==> flow/design.v <==
`timescale 1ns / 1ps
module receiver #(parameter clks_per_bit = 50)(
  input clk,
  input rst_n,
  input din,
  output reg [7:0] dout,
  output reg valid
    );
  reg [3:0] state;
  reg [13:0] counter1;
  reg [3:0] counter2;
  parameter IDLE = 3'b000;
  parameter START_BIT = 3'b001;
  parameter DATA_BIT = 3'b010;
  parameter STOP_BIT = 3'b011;
  always @(posedge clk) begin
  if(!rst_n) begin
    dout <= 0;
    valid <= 0;
    state <= 0;
    counter1 <= 0;
    counter2 <= 0;
  end
  else
  case(state)
  IDLE: begin
    counter1 <= 0;
    counter2 <= 0;
    valid <= 1'b0;
    if(din == 1'b0) begin
      state <= START_BIT;
    end
    else begin
      state <= IDLE;
    end  
  end
  START_BIT: begin
    if(counter1 < clks_per_bit/2) begin
      counter1 <= counter1+1;
      state <= START_BIT; 
    end
    else begin
      counter1 <= 0;
      state <= DATA_BIT;
    end
  end
  DATA_BIT: begin
    if(counter1 <= clks_per_bit)begin
      counter1 <= counter1+1;
      state <= DATA_BIT;
    end
    else begin
      counter1 <= 0;
      if(counter2 <= 4'b0111)begin
        dout[counter2] <= din;
        counter2 <= counter2+1;
      end
      else begin
        counter2 <= 0;
        state <= STOP_BIT;
      end
    end
  end
  STOP_BIT: begin
  if (din == 1'b1) begin
    if(counter1 <= clks_per_bit)begin
      valid <= 1'b0;
      counter1 <= counter1+1;
      state <= STOP_BIT;
    end
    else begin
      valid <= 1'b1;
      state <= IDLE;
    end
  end
  else begin
    state <= STOP_BIT;
  end
 end 
  endcase
  end  
endmodule
`timescale 1ns / 1ps
module transmitter #(parameter clks_per_bit = 50)(
  input clk,
  input rst_n,
  input valid,
  input [7:0] din,
  output reg dout,
  output reg done,
  output reg tx_busy,
  output reg valid_test
    );
  reg [3:0] state;
  reg [13:0] counter1;
  reg [3:0] counter2;
  reg [7:0] r_din;
  parameter IDLE = 3'b000;
  parameter START_BIT = 3'b001;
  parameter DATA_BIT = 3'b010;
  parameter STOP_BIT = 3'b011;
  always @(posedge clk) begin
    if(!rst_n) begin
      dout <= 0;
      done <= 0;
      tx_busy <= 0;
      valid_test <= 0;
      state <= 0;
      counter1 <= 0;
      counter2 <= 0;
      r_din <= 0;
    end
    else
    case (state)
    IDLE: begin
      counter2 <= 0;
      dout <= 1'b1;
      counter1 <= 0;
      done <= 0;
      valid_test = 0;
        if(valid) begin 
          state <= START_BIT;
          r_din <= din;
          tx_busy <= 1;
        end
        else begin
          state <= IDLE;
        end 
    end   
    START_BIT: begin
      if(counter1 <= clks_per_bit-1) begin
        counter1 <= counter1 + 1;
        state <= START_BIT;
      end
      else begin
        dout <= 1'b0;
        counter1 <= 0;
        state <= DATA_BIT;
      end
    end
    DATA_BIT: begin
      if(counter1 <= clks_per_bit-1) begin
        counter1 <= counter1 + 1;
        state <= DATA_BIT; 
      end 
      else begin
        counter1 <= 0;
        if(counter2 <= 4'b0111) begin
            dout <= r_din[counter2];
            counter2 <= counter2 + 1;
            state <= DATA_BIT;
          end 
          else begin
            counter2 <= 0;
            state <= STOP_BIT;
          end
      end        
    end    
    STOP_BIT: begin
      if(counter1 <= clks_per_bit-1) begin
        dout <= 1'b1;
        counter1 <= counter1 + 1;
        done <= 1'b0; 
        state <= STOP_BIT;
      end
      else begin
        counter1 <= 0;
        done <= 1'b1; 
        state <= IDLE;
        tx_busy <= 0;
      end
    end
    endcase  
  end  
endmodule
`timescale 1ns / 1ps
module connection_receiver_master(
  input clk,
  input rst_n,
  input valid_tx,
  input [7:0] dout,
  input pready,
  output reg [1:0] pselx_m,
  output reg [31:0] pwdata_m,
  output reg [31:0] paddr_m,
  output reg pwrite_m,
  output reg valid
    );
  reg [2:0] state;
  reg [2:0] count1;
  reg [2:0] count2;
  parameter IDLE = 3'b000;
  parameter SEL = 3'b001;
  parameter WR_EN = 3'b010;
  parameter DATA = 3'b011;
  parameter ADDR = 3'b100;
  parameter WAIT = 3'b101;
always @(posedge clk) begin
if(!rst_n) begin
  pselx_m <= 0;
  pwdata_m <= 0;
  paddr_m <= 0;
  pwrite_m <= 0;
  valid <= 0;
  state <= 0;
  count1 <= 0;
  count2 <= 0;
end
else
case(state)
IDLE: begin
  pselx_m <= 0;
  pwdata_m <= 0;
  paddr_m <= 0;
  pwrite_m <= 0;
  valid <= 0;
  count1 <= 0;
  count2 <= 0; 
  state <= SEL;           
end
SEL: begin
  if(valid_tx == 1'b1) begin
    pselx_m <= dout[1:0];
    state <= WR_EN;
  end
  else
    state <= SEL;
end
WR_EN: begin
  if(valid_tx == 1'b1)begin
    pwrite_m <= dout[0];
    state <= DATA; 
  end
  else
    state <= WR_EN;  
end
DATA: begin
  if(valid_tx == 1'b1) begin 
    if(count1 < 3)begin
      pwdata_m[32-(count1*8)-1 -:8] <= dout;
      count1 <= count1+1;
      state <= DATA;  
    end else begin
      pwdata_m[32-(count1*8)-1 -:8] <= dout;
      count1 <= 0;
      state <= ADDR;  
    end
  end
end
ADDR: begin
  if(valid_tx == 1'b1) begin
    if(count2 < 3)begin
      paddr_m[32-(count2*8)-1 -:8] <= dout;
      count2 <= count2+1; 
      state <= ADDR;
      valid <= 1'b0;
    end else begin
      paddr_m[32-(count2*8)-1 -:8] <= dout;
      count2 <= 0;
      valid <= 1'b1;
      state <= WAIT;      
    end
  end 
 end
WAIT: begin
    valid <= 0;
    if(pready) begin
      state <= IDLE;
    end
end 
endcase
end   
endmodule
`timescale 1ns / 1ps
module apb_master(
  input pclk,
  input prst_n,
  input pwrite_m,
  input [31:0] pwdata_m,
  input [31:0] paddr_m,
  input [1:0] pselx_m,
  input pready,  
  input valid,
  output pwrite_s,
  output [1:0] pselx_s,
  output reg penable,
  output [31:0] paddr_s,
  output [31:0] pwdata_s
    );
  reg [31:0] paddr_reg;
  reg pwrite_reg;
  reg [31:0] pwdata_reg;
  reg [1:0] pselx_reg;
  parameter IDLE = 2'b00;
  parameter SETUP = 2'b01;
  parameter ACCESS = 2'b10;
  reg [1:0] state;
always @(posedge pclk) begin
if(!prst_n) begin
  paddr_reg <= 0;
  pwrite_reg <= 0;
  pwdata_reg <= 0;
  pselx_reg <= 0;
  penable <= 0;
  state <= IDLE;
end
else
case(state)
IDLE: begin
  pselx_reg <= 0;
  penable <= 0;
    if(valid)begin
      state <= SETUP;
    end
    else
    state <= IDLE;
end
SETUP: begin
  pselx_reg <= pselx_m;
  penable <= 1'b0;
  state <= ACCESS;
end
ACCESS: begin
    penable <= 1'b1;
    if(pwrite_m == 1) begin   
      paddr_reg <= paddr_m;
      pwrite_reg <= pwrite_m;
      pwdata_reg <= pwdata_m;
    end
    if(pready) begin
     state <= IDLE;
     penable <= 1'b0;
    end
    else begin
      state <= ACCESS;
    end
end
endcase
end
  assign paddr_s = paddr_reg;
  assign pwrite_s = pwrite_reg;
  assign pwdata_s = pwdata_reg;
  assign pselx_s = pselx_reg;
endmodule
module demux_slave(
  input clk,
  input [1:0] sel,
  input [31:0] data,
  input [31:0] addr,
  output [65:0] psel_s1,
  output [65:0] psel_s2
);
assign psel_s1 = (sel == 2'b10)? {data, sel, addr} : 66'd0;
assign psel_s2 = (sel == 2'b01)? {data, sel, addr} : 66'd0;
endmodule
module mux_pready(
  input clk,
  input rst_n,
  input [1:0] sel,
  input pready_mas1,
  input pready_mas2,
  output reg pready
  );
  always @(posedge clk) begin
    if (!rst_n)
        pready <= 0;
    else if (sel == 2'b10)
        pready <= pready_mas1;
    else
        pready <= pready_mas2;
  end
  endmodule
module slave(
input penable,
input [31:0] pwdata_in,
input clk,
input rst_n,
input [1:0] psel,
input pready_tr_in,
input pwrite,
input [31:0] addr,
output reg [31:0] pwdata_out,
output reg valid_fsm,
output reg pready_out,
output reg [31:0] addr_out
);
reg [1:0] state;
  parameter IDLE = 2'b00;
  parameter NEXT = 2'b01;
  parameter WAIT_FOR_COMPLETION = 2'b10;
  parameter CLEANUP = 2'b11;
always @(posedge clk) begin
  if(!rst_n) begin
    pwdata_out <= 0;
    valid_fsm <= 0;
    pready_out <= 0;
    addr_out <= 0;
    state <= IDLE;
  end
  else
  case (state) 
  IDLE: begin
    pwdata_out <= 0;
    valid_fsm <= 0;
    pready_out <= 0;
    addr_out <= 0; 
      if(penable == 1'b1) begin
        state <= NEXT;
      end
   end   
  NEXT: begin   
          if(pwrite == 1'b1) begin
            pwdata_out <= pwdata_in;
            addr_out <= addr;
            valid_fsm <= 1'b1;
            pready_out <= 1'b1;  
            state <= WAIT_FOR_COMPLETION;
          end  
  end
  WAIT_FOR_COMPLETION: begin
        if (pready_out)
          state <= CLEANUP;  
  end
  CLEANUP: begin
     valid_fsm <= 1'b0;
     pready_out <= 0;
     state <= IDLE;
  end
  endcase
end    
endmodule
module connection_slave2_transmitter(
  input [31:0] data_in_s,
  input clk,
  input rst_n,
  input valid_fsm_s,
  input done,
  input tx_busy,
  input [31:0] addr_s,
  output reg valid,
  output reg [7:0] data_out,
  output reg pready_slave,
  output reg [31:0] addr_out
    );
   reg [3:0] counter;
   reg [1:0] state;
    always @(posedge clk) begin
      if(!rst_n) begin
        valid <= 0;
        data_out <= 0;
        pready_slave <= 0;
        addr_out <= 0;
        counter <= 0;
        state <= 0;
      end
      else
      case(state)
        0: begin
          valid <= 1'b0;
          pready_slave <= 1'b0;
          if(valid_fsm_s) begin
            state <= 1;
          end
          else begin
            state <= 0;
          end
        end
        1: begin
          addr_out <= addr_s;
          if(counter < 3) begin
            data_out <= data_in_s[32-(counter*8)-1 -:8];
            counter <= counter+1; 
            valid <= 1'b1;
            state <= 2;
          end
          else begin
            data_out <= data_in_s[32-(counter*8)-1 -:8];
            counter <= 0; 
            state <= 0;
          end
        end
        2: begin
          valid <= 1'b0;
          if(done) begin
            pready_slave <= 1'b1;
            state <= 1;
          end
          else begin
            state <= 2;
            pready_slave <= 1'b0;
          end
        end
       endcase      
    end
endmodule
`timescale 1ns / 1ps
module top(
  input clk,
  input rst_n,
  input din_rx,
  output dout_tx_s1,
  output dout_tx_s2,
  output [31:0] addr_tx_s1,
  output [31:0] addr_tx_s2
    );
  wire [7:0] dout_rx;
  wire valid_rx;
  wire [1:0] sel;
  wire [31:0] data;
  wire [31:0] addr_rx;
  wire en;
  wire valid_master;
  wire penable;
  wire pwrite_slave;
  wire pready_fsm;
  wire [1:0] psel_slave;
  wire pready_master;
  wire valid_slave;
  wire [31:0] addr_slave;
  wire test_valid;
  wire [31:0] din_tx;
  wire [31:0] data_fsm1;
  wire [31:0] data_fsm2;
  wire valid_fsm_s1;
  wire valid_fsm_s2;
  wire valid_tx;
  wire [7:0] data_tx;
  wire dout_tx_in;
  wire done;
  wire [31:0] addr_fsm1;
  wire [31:0] addr_fsm2;
  wire tx_busy;
  wire [65:0] psel_slave1;
  wire [65:0] psel_slave2;
  wire valid_tx2;
  wire [7:0] data_tx2;
  wire done2;
  wire tx_busy2;
  wire pready_fsm2;
  wire pready_fsm1;
  wire pready_fsm_mas;
  receiver dut0(
  .clk(clk),
  .rst_n(rst_n),
  .din(din_rx),
  .dout(dout_rx),
  .valid(valid_rx)
  );
  connection_receiver_master dut1(
  .clk(clk),
  .rst_n(rst_n),
  .valid_tx(valid_rx),
  .dout(dout_rx),
  .pselx_m(sel),
  .pwdata_m(data),
  .paddr_m(addr_rx),
  .pwrite_m(en),
  .pready(pready_fsm_mas),
  .valid(valid_master)
  );
  apb_master dut2(
  .pclk(clk),
  .prst_n(rst_n),
  .pwrite_m(en),
  .pwdata_m(data),
  .paddr_m(addr_rx),
  .pselx_m(sel),
  .pready(pready_fsm_mas),
  .valid(valid_master),
  .pwrite_s(pwrite_slave),
  .pselx_s(psel_slave),
  .penable(penable),
  .paddr_s(addr_slave),
  .pwdata_s(din_tx)
  );
  demux_slave dut3(
  .clk(clk),
  .sel(psel_slave),
  .data(din_tx),
  .addr(addr_slave),
  .psel_s1(psel_slave1),
  .psel_s2(psel_slave2)
  );
  mux_pready dut4(
  .clk(clk),
  .rst_n(rst_n),
  .sel(psel_slave),
  .pready(pready_fsm_mas),
  .pready_mas1(pready_fsm1),
  .pready_mas2(pready_fsm2)
  );
  slave dut5 (
  .penable(penable),
  .pwdata_in(psel_slave1[65:34]),
  .clk(clk),
  .rst_n(rst_n),
  .addr(psel_slave1[31:0]),
  .psel(psel_slave1[33:32]),
  .pready_tr_in(),
  .pwdata_out(data_fsm1),
  .valid_fsm(valid_fsm_s1),
  .pready_out(),
  .pwrite(pwrite_slave),
  .addr_out(addr_fsm1)
  );
  slave dut6 (
  .penable(penable),
  .pwdata_in(psel_slave2[65:34]),
  .clk(clk),
  .rst_n(rst_n),
  .addr(psel_slave2[31:0]),
  .psel(psel_slave2[33:32]),
  .pready_tr_in(),
  .pwdata_out(data_fsm2),
  .valid_fsm(valid_fsm_s2),
  .pready_out(),
  .pwrite(pwrite_slave),
  .addr_out(addr_fsm2)
  );
  connection_slave2_transmitter dut7(
  .data_in_s(data_fsm1),
  .clk(clk),
  .rst_n(rst_n),
  .addr_s(addr_fsm1),
  .valid_fsm_s(valid_fsm_s1),
  .valid(valid_tx),
  .data_out(data_tx),
  .done(done),
  .addr_out(addr_tx_s1),
  .tx_busy(tx_busy),
  .pready_slave(pready_fsm1)
    );
  connection_slave2_transmitter dut8(
  .data_in_s(data_fsm2),
  .clk(clk),
  .rst_n(rst_n),
  .addr_s(addr_fsm2),
  .valid_fsm_s(valid_fsm_s2),
  .valid(valid_tx2),
  .data_out(data_tx2),
  .done(done2),
  .addr_out(addr_tx_s2),
  .tx_busy(tx_busy2),
  .pready_slave(pready_fsm2)
    );    
  transmitter dut9(
  .clk(clk),
  .rst_n(rst_n),
  .valid(valid_tx),
  .din(data_tx),
  .dout(dout_tx_s1),
  .valid_test(),
  .tx_busy(tx_busy),
  .done(done)
  );
  transmitter dut10(
  .clk(clk),
  .rst_n(rst_n),
  .valid(valid_tx2),
  .din(data_tx2),
  .dout(dout_tx_s2),
  .valid_test(),
  .tx_busy(tx_busy2),
  .done(done2)
  );
endmodule
======== Tool chain data of top ========
Tool output for the design above, in the order of the flow.
Line numbers count from 1 in the design file above.
Operators carry their Yosys type and port widths (W data, S select, Z words).
Not given: n/a
design
  top module .............................. top
  clock input ............................. clk
  cell library ............................ sky130hd
  library corner .......................... tt_025C_1v80

======== Elaborated design ========
Yosys after proc, flatten, opt, wreduce and memory -nomap, before mapping. Memory bits, and registers merged into a memory's read port (data or address), are not among the register bits. Print and check cells are not counted.
bit counts
  bits in registers ....................... 473
  input port bits ......................... 3
  output and inout port bits .............. 66
cells by class
  $add $sub $neg .......................... 29
  $lt $le $gt $ge ......................... 11
  eq/ne operators ......................... 53
  shift operators ......................... 10
  muxes and demuxes ....................... 123
  bitwise gates (word level) .............. 10
  reductions and logical operators ........ 73
operator list
  cell                       count
  $pmux W32 S2               6
  $mux W32                   6
  $mux W66                   2
  $add A32 B1 Y32 const B    4
  $sub A32 B1 Y32 const B    4
  $sub A32 B4 Y32 const B    4
  $mux W14                   6
  $neg A32 Y33               2
  $shift A8 B33 Y32          2
  $shift A8 B33 Y32 const A  2
  $and A32 B32 Y32           2
  $or A32 B32 Y32            2
  $shiftx A32 B32 Y8         2
  $not A32 Y32               2
  $pmux W14 S4               1
  $pmux W14 S2               2
  $mux W4                    13
  $pmux W4 S4                3
  $add A14 B1 Y14 const B    3
  $le A14 B6 Y1 const B      3
  $reduce_bool A2 Y1         21
  $reduce_and A2 Y1          19
  $mux W2                    17
  $mux W1                    32
  $ne A2 B2 Y1 const B       14
  $eq A4 B2 Y1 const B       6
  $pmux W1 S2                12
  $pmux W4 S2                3
Other operator kinds: 42; their cells: 114.

======== Logic depth ========
Yosys ltp: most cells in a row. Word level: on the elaborated netlist, between registers, memories and ports. Mapped: between sequential cells and ports; inverters and the memories' decode and read muxes count.
logic depth
  depth after elaboration ................. 11
  ABC_AREA ................................ 0
  gate-level depth with buffers ........... 14
  gate-level depth less buffers ........... 12

======== Netlist ========
Source: synth_stat.txt of the flow (Yosys; design flattened, memories mapped). It holds for the ABC_AREA given above (unset counts as 0); a run with the other value may have another netlist.
cells by type
  cell                       count  total area (um2)
  sky130_fd_sc_hd__dfxtp_1   483    9.67E+03
  sky130_fd_sc_hd__nor2_1    307    1.15E+03
  sky130_fd_sc_hd__a22oi_1   147    1.1E+03
  sky130_fd_sc_hd__nand2_1   241    904.618
  sky130_fd_sc_hd__mux2i_1   73     730.701
  sky130_fd_sc_hd__a21oi_1   134    670.643
  sky130_fd_sc_hd__mux4_2    20     450.432
  sky130_fd_sc_hd__ha_1      34     425.408
  sky130_fd_sc_hd__a22o_1    48     420.403
  sky130_fd_sc_hd__clkbuf_1  109    409.142
  sky130_fd_sc_hd__nand3_1   44     220.211
  sky130_fd_sc_hd__and3_1    35     218.96
  sky130_fd_sc_hd__inv_1     47     176.419
  sky130_fd_sc_hd__o21ai_0   31     155.149
  sky130_fd_sc_hd__nor3_1    21     105.101
  sky130_fd_sc_hd__nand2b_1  13     81.328
  sky130_fd_sc_hd__nor2b_1   13     81.328
  sky130_fd_sc_hd__a22o_2    8      80.077
Other cell types: 52; their cells: 174.
synthesis totals
  cell count .............................. 1982
  synthesis area .......................... 0.0184627 mm2
  sequential area ......................... 0.0096693 mm2
  mapped flip-flops ....................... 483
  buffers ................................. 129
The figures by module come from a second, unflattened synthesis with its own total; it is not the netlist above.
unflattened totals
  cells (unflattened synthesis) ........... 2533
  area (unflattened synthesis) ............ 0.0227869 mm2
Rows give one instance, submodules left out.
by module
  module                         instances  cells  area (mm2)  sequential area (mm2)
  slave                          2          305    0.0025174   0.0013813
  connection_receiver_master     1          503    0.0044655   0.0016015
  connection_slave2_transmitter  2          199    0.0020807   0.0009809
  apb_master                     1          315    0.003108    0.0014214
  transmitter                    2          172    0.0014714   0.0006606
  receiver                       1          197    0.0017329   0.0006206
  demux_slave                    1          161    0.00129     0
  mux_pready                     1          5      0.0000513   0.00002
  top                            1          0      0           0

======== Timing after synthesis ========
Source: OpenSTA report_checks on the synthesized netlist (no wires, ideal clock, input and output delay 20% of the period each), path of least setup slack; recovery checks are left aside. Register names are those of the netlist, which keeps one name where synthesis merged equal registers.
timing after synthesis
  kind .................................... reg-to-reg
  from .................................... register dut1.count1[0]
  to ...................................... register dut1.pwdata_m[16]
  period .................................. 5.0 ns
  library setup time ...................... 0.060 ns
  time at the first pin ................... 0.000 ns
  arrival ................................. 3.344 ns
  path slack .............................. 1.597 ns
  delay of the path ....................... 3.404 ns
  stages on the path ...................... 13
  buffers on the path ..................... 1
  synthesis period reached ................ 3.403 ns
"delay of the path" = arrival - input delay + setup time.
"stages on the path" counts driving pins, that of a launching flip-flop among them; a cell with two outputs on the path counts twice.
"synthesis period reached" is the clock period less the worst setup slack; recovery checks do not enter. This is arithmetic on one report: input and output delays are still those of the set period (20% each).
The rows between start and end are the longest chain of elaborated cells between them; the timing report does not say that the signal goes this way. Where chains are equally long, one stands for them.
A line is the first line of the expression or statement that the cell stems from. Yosys adds cells for indexed reads and writes and turns some case tables into memories.
At most two assigning lines are given for a register; there are more.
Where a signal picks the word or bit written, the line may be left out of the assigning lines.
on the way, after synthesis
  cells stage by stage .................... sky130_fd_sc_hd__dfxtp_1 -> sky130_fd_sc_hd__buf_4 -> sky130_fd_sc_hd__inv_1 -> sky130_fd_sc_hd__ha_1 -> sky130_fd_sc_hd__nor2_1 -> sky130_fd_sc_hd__nand2b_1 -> sky130_fd_sc_hd__ha_1 -> sky130_fd_sc_hd__or3b_1 -> sky130_fd_sc_hd__a2111oi_2 -> sky130_fd_sc_hd__and4b_1 -> sky130_fd_sc_hd__or4b_4 -> sky130_fd_sc_hd__nor2_8 -> sky130_fd_sc_hd__a22o_2
  cells in the longest elaborated chain ... 11
  elaborated cells between the ends (all ways) .. 12
ends and longest elaborated chain, after synthesis
  element             line  RTL
  start: declaration  190   reg [2:0] count1;
  start: assignment   206   count1 <= 0;
  start: assignment   241   count1 <= count1+1;
  $sub A6 B6 Y7       240   pwdata_m[32-(count1*8)-1 -:8] <= dout;
  $sub A32 B1 Y32     240
  $add A32 B1 Y32     240
  $sub A32 B4 Y32     240
  $neg A32 Y33        240
  $shift A8 B33 Y32   240
  $not A32 Y32        240
  $and A32 B32 Y32    240
  $or A32 B32 Y32     240
  $mux W32            238   if(valid_tx == 1'b1) begin
  $pmux W32 S2        210   case(state)
  end: assignment     201   pwdata_m <= 0;
  end: assignment     213   pwdata_m <= 0;
  end: declaration    184   output reg [31:0] pwdata_m,

======== Timing after layout ========
From the final timing report of flow run 1: the path of least setup slack in the routed layout; clock arrival at registers is part of the times.
timing post-layout
  kind .................................... reg-to-reg
  from .................................... register dut1.count1[0]
  to ...................................... register dut1.pwdata_m[26]
  period .................................. 5.0 ns
  library setup time ...................... 0.05 ns
  time at the first pin ................... 0.58 ns
  arrival ................................. 4.53 ns
  path slack .............................. 1.00 ns
  stages on the path ...................... 12
  buffers on the path ..................... 0
The rows between start and end are the longest chain of elaborated cells between them; the timing report does not say that the signal goes this way. Where chains are equally long, one stands for them.
At most two assigning lines are given for a register; there are more.
Where a signal picks the word or bit written, the line may be left out of the assigning lines.
on the way, post-layout
  cells stage by stage .................... sky130_fd_sc_hd__dfxtp_1 -> sky130_fd_sc_hd__inv_1 -> sky130_fd_sc_hd__ha_1 -> sky130_fd_sc_hd__nor2_1 -> sky130_fd_sc_hd__nand2b_1 -> sky130_fd_sc_hd__ha_1 -> sky130_fd_sc_hd__or3b_1 -> sky130_fd_sc_hd__a2111oi_2 -> sky130_fd_sc_hd__and4b_1 -> sky130_fd_sc_hd__nor4_1 -> sky130_fd_sc_hd__nor2b_1 -> sky130_fd_sc_hd__a22o_1
  cells in the longest elaborated chain ... 11
  elaborated cells between the ends (all ways) .. 12
ends and longest elaborated chain, post-layout
  element             line  RTL
  start: declaration  190   reg [2:0] count1;
  start: assignment   206   count1 <= 0;
  start: assignment   241   count1 <= count1+1;
  $sub A6 B6 Y7       240   pwdata_m[32-(count1*8)-1 -:8] <= dout;
  $sub A32 B1 Y32     240
  $add A32 B1 Y32     240
  $sub A32 B4 Y32     240
  $neg A32 Y33        240
  $shift A8 B33 Y32   240
  $not A32 Y32        240
  $and A32 B32 Y32    240
  $or A32 B32 Y32     240
  $mux W32            238   if(valid_tx == 1'b1) begin
  $pmux W32 S2        210   case(state)
  end: assignment     201   pwdata_m <= 0;
  end: assignment     213   pwdata_m <= 0;
  end: declaration    184   output reg [31:0] pwdata_m,

## Implementation results

Module top, platform sky130hd: 4 stored runs of the flow (Yosys, OpenROAD) with differing settings, in no particular order. Input and output delays are each 20% of the period that was set; the output load is 0.01 pF.
"period achieved" means the clock period less the worst setup slack. The figure is calculated, with input and output delays left at 20% of the set period.
"worst path time" = time allowed to the worst setup path (clock period - input delay - output delay, where it has them) - its slack; a late launch clock adds to it, a late capture clock takes from it.
"total design power" is the tool's figure for a default switching activity; nothing was simulated.

---- flow run 1 ----
settings
  CORE_UTILIZATION = 40
  PLACE_DENSITY = 0.6
  period_ns = 5.0
  CAP_MARGIN = 20
  CORE_MARGIN = 2
  SLEW_MARGIN = 20
results
  total design power ...................... 0.007827 W
  worst path time ......................... 4.00 ns
  worst setup path kind ................... reg-to-reg
  die outline area ........................ 0.0478909 mm2
  period achieved ......................... 4.004 ns
  mapped cell area after synthesis ........ 0.0184627 mm2
  lowest setup slack ...................... 0.996 ns
  final worst hold slack .................. 0.447 ns
  summed negative setup slack ............. 0.000 ns
  final utilization ....................... 46.9 %
  standard-cell area of the final layout .. 0.021323 mm2

---- flow run 2 ----
settings
  CAP_MARGIN = 5
  CELL_PAD_IN_SITES_DETAIL_PLACEMENT = 0
  CORE_MARGIN = 10
  CORE_UTILIZATION = 72
  CTS_CLUSTER_DIAMETER = 346
  GPL_ROUTABILITY_DRIVEN = 0
  HOLD_SLACK_MARGIN = -0.08
  PLACE_DENSITY_LB_ADDON = 0.26
  SETUP_SLACK_MARGIN = 1.31
  SLEW_MARGIN = 15
  period_ns = 5.6
results
  total design power ...................... 0.006679 W
  worst path time ......................... 3.90 ns
  worst setup path kind ................... reg-to-reg
  die outline area ........................ 0.0324486 mm2
  period achieved ......................... 3.898 ns
  mapped cell area after synthesis ........ 0.0184627 mm2
  lowest setup slack ...................... 1.702 ns
  final worst hold slack .................. 0.451 ns
  summed negative setup slack ............. 0.000 ns
  final utilization ....................... 82.5 %
  standard-cell area of the final layout .. 0.0207749 mm2

---- flow run 3 ----
settings
  ABC_AREA = 1
  CELL_PAD_IN_SITES_DETAIL_PLACEMENT = 1
  CORE_ASPECT_RATIO = 1.29
  CORE_UTILIZATION = 34
  CTS_CLUSTER_DIAMETER = 283
  CTS_CLUSTER_SIZE = 11
  GPL_ROUTABILITY_DRIVEN = 0
  GPL_TIMING_DRIVEN = 0
  HOLD_SLACK_MARGIN = -0.03
  MAX_ROUTING_LAYER = met5
  MIN_ROUTING_LAYER = met2
  PLACE_DENSITY_LB_ADDON = 0.05
  SETUP_SLACK_MARGIN = 0.7
  SLEW_MARGIN = 40
  TNS_END_PERCENT = 35
  period_ns = 6.97
  CAP_MARGIN = 20
  CORE_MARGIN = 2
results
  total design power ...................... 0.005301 W
  worst path time ......................... 3.97 ns
  worst setup path kind ................... reg-to-reg
  die outline area ........................ 0.0610249 mm2
  period achieved ......................... 3.975 ns
  mapped cell area after synthesis ........ 0.0200768 mm2
  lowest setup slack ...................... 2.995 ns
  final worst hold slack .................. 0.440 ns
  summed negative setup slack ............. 0.000 ns
  final utilization ....................... 39.3 %
  standard-cell area of the final layout .. 0.0230283 mm2

---- flow run 4 ----
settings
  ABC_AREA = 1
  CELL_PAD_IN_SITES_DETAIL_PLACEMENT = 1
  CORE_ASPECT_RATIO = 1.89
  CORE_UTILIZATION = 34
  CTS_CLUSTER_DIAMETER = 283
  CTS_CLUSTER_SIZE = 60
  GPL_ROUTABILITY_DRIVEN = 0
  GPL_TIMING_DRIVEN = 1
  MAX_ROUTING_LAYER = met5
  MIN_ROUTING_LAYER = met2
  PLACE_DENSITY_LB_ADDON = 0.29
  SETUP_SLACK_MARGIN = 0.7
  SLEW_MARGIN = 40
  TNS_END_PERCENT = 35
  period_ns = 4.45
  CAP_MARGIN = 20
  CORE_MARGIN = 2
results
  total design power ...................... 0.006456 W
  worst path time ......................... 3.51 ns
  worst setup path kind ................... reg-to-reg
  die outline area ........................ 0.0611078 mm2
  period achieved ......................... 3.513 ns
  mapped cell area after synthesis ........ 0.0200768 mm2
  lowest setup slack ...................... 0.937 ns
  final worst hold slack .................. 0.333 ns
  summed negative setup slack ............. 0.000 ns
  final utilization ....................... 37.5 %
  standard-cell area of the final layout .. 0.0219185 mm2
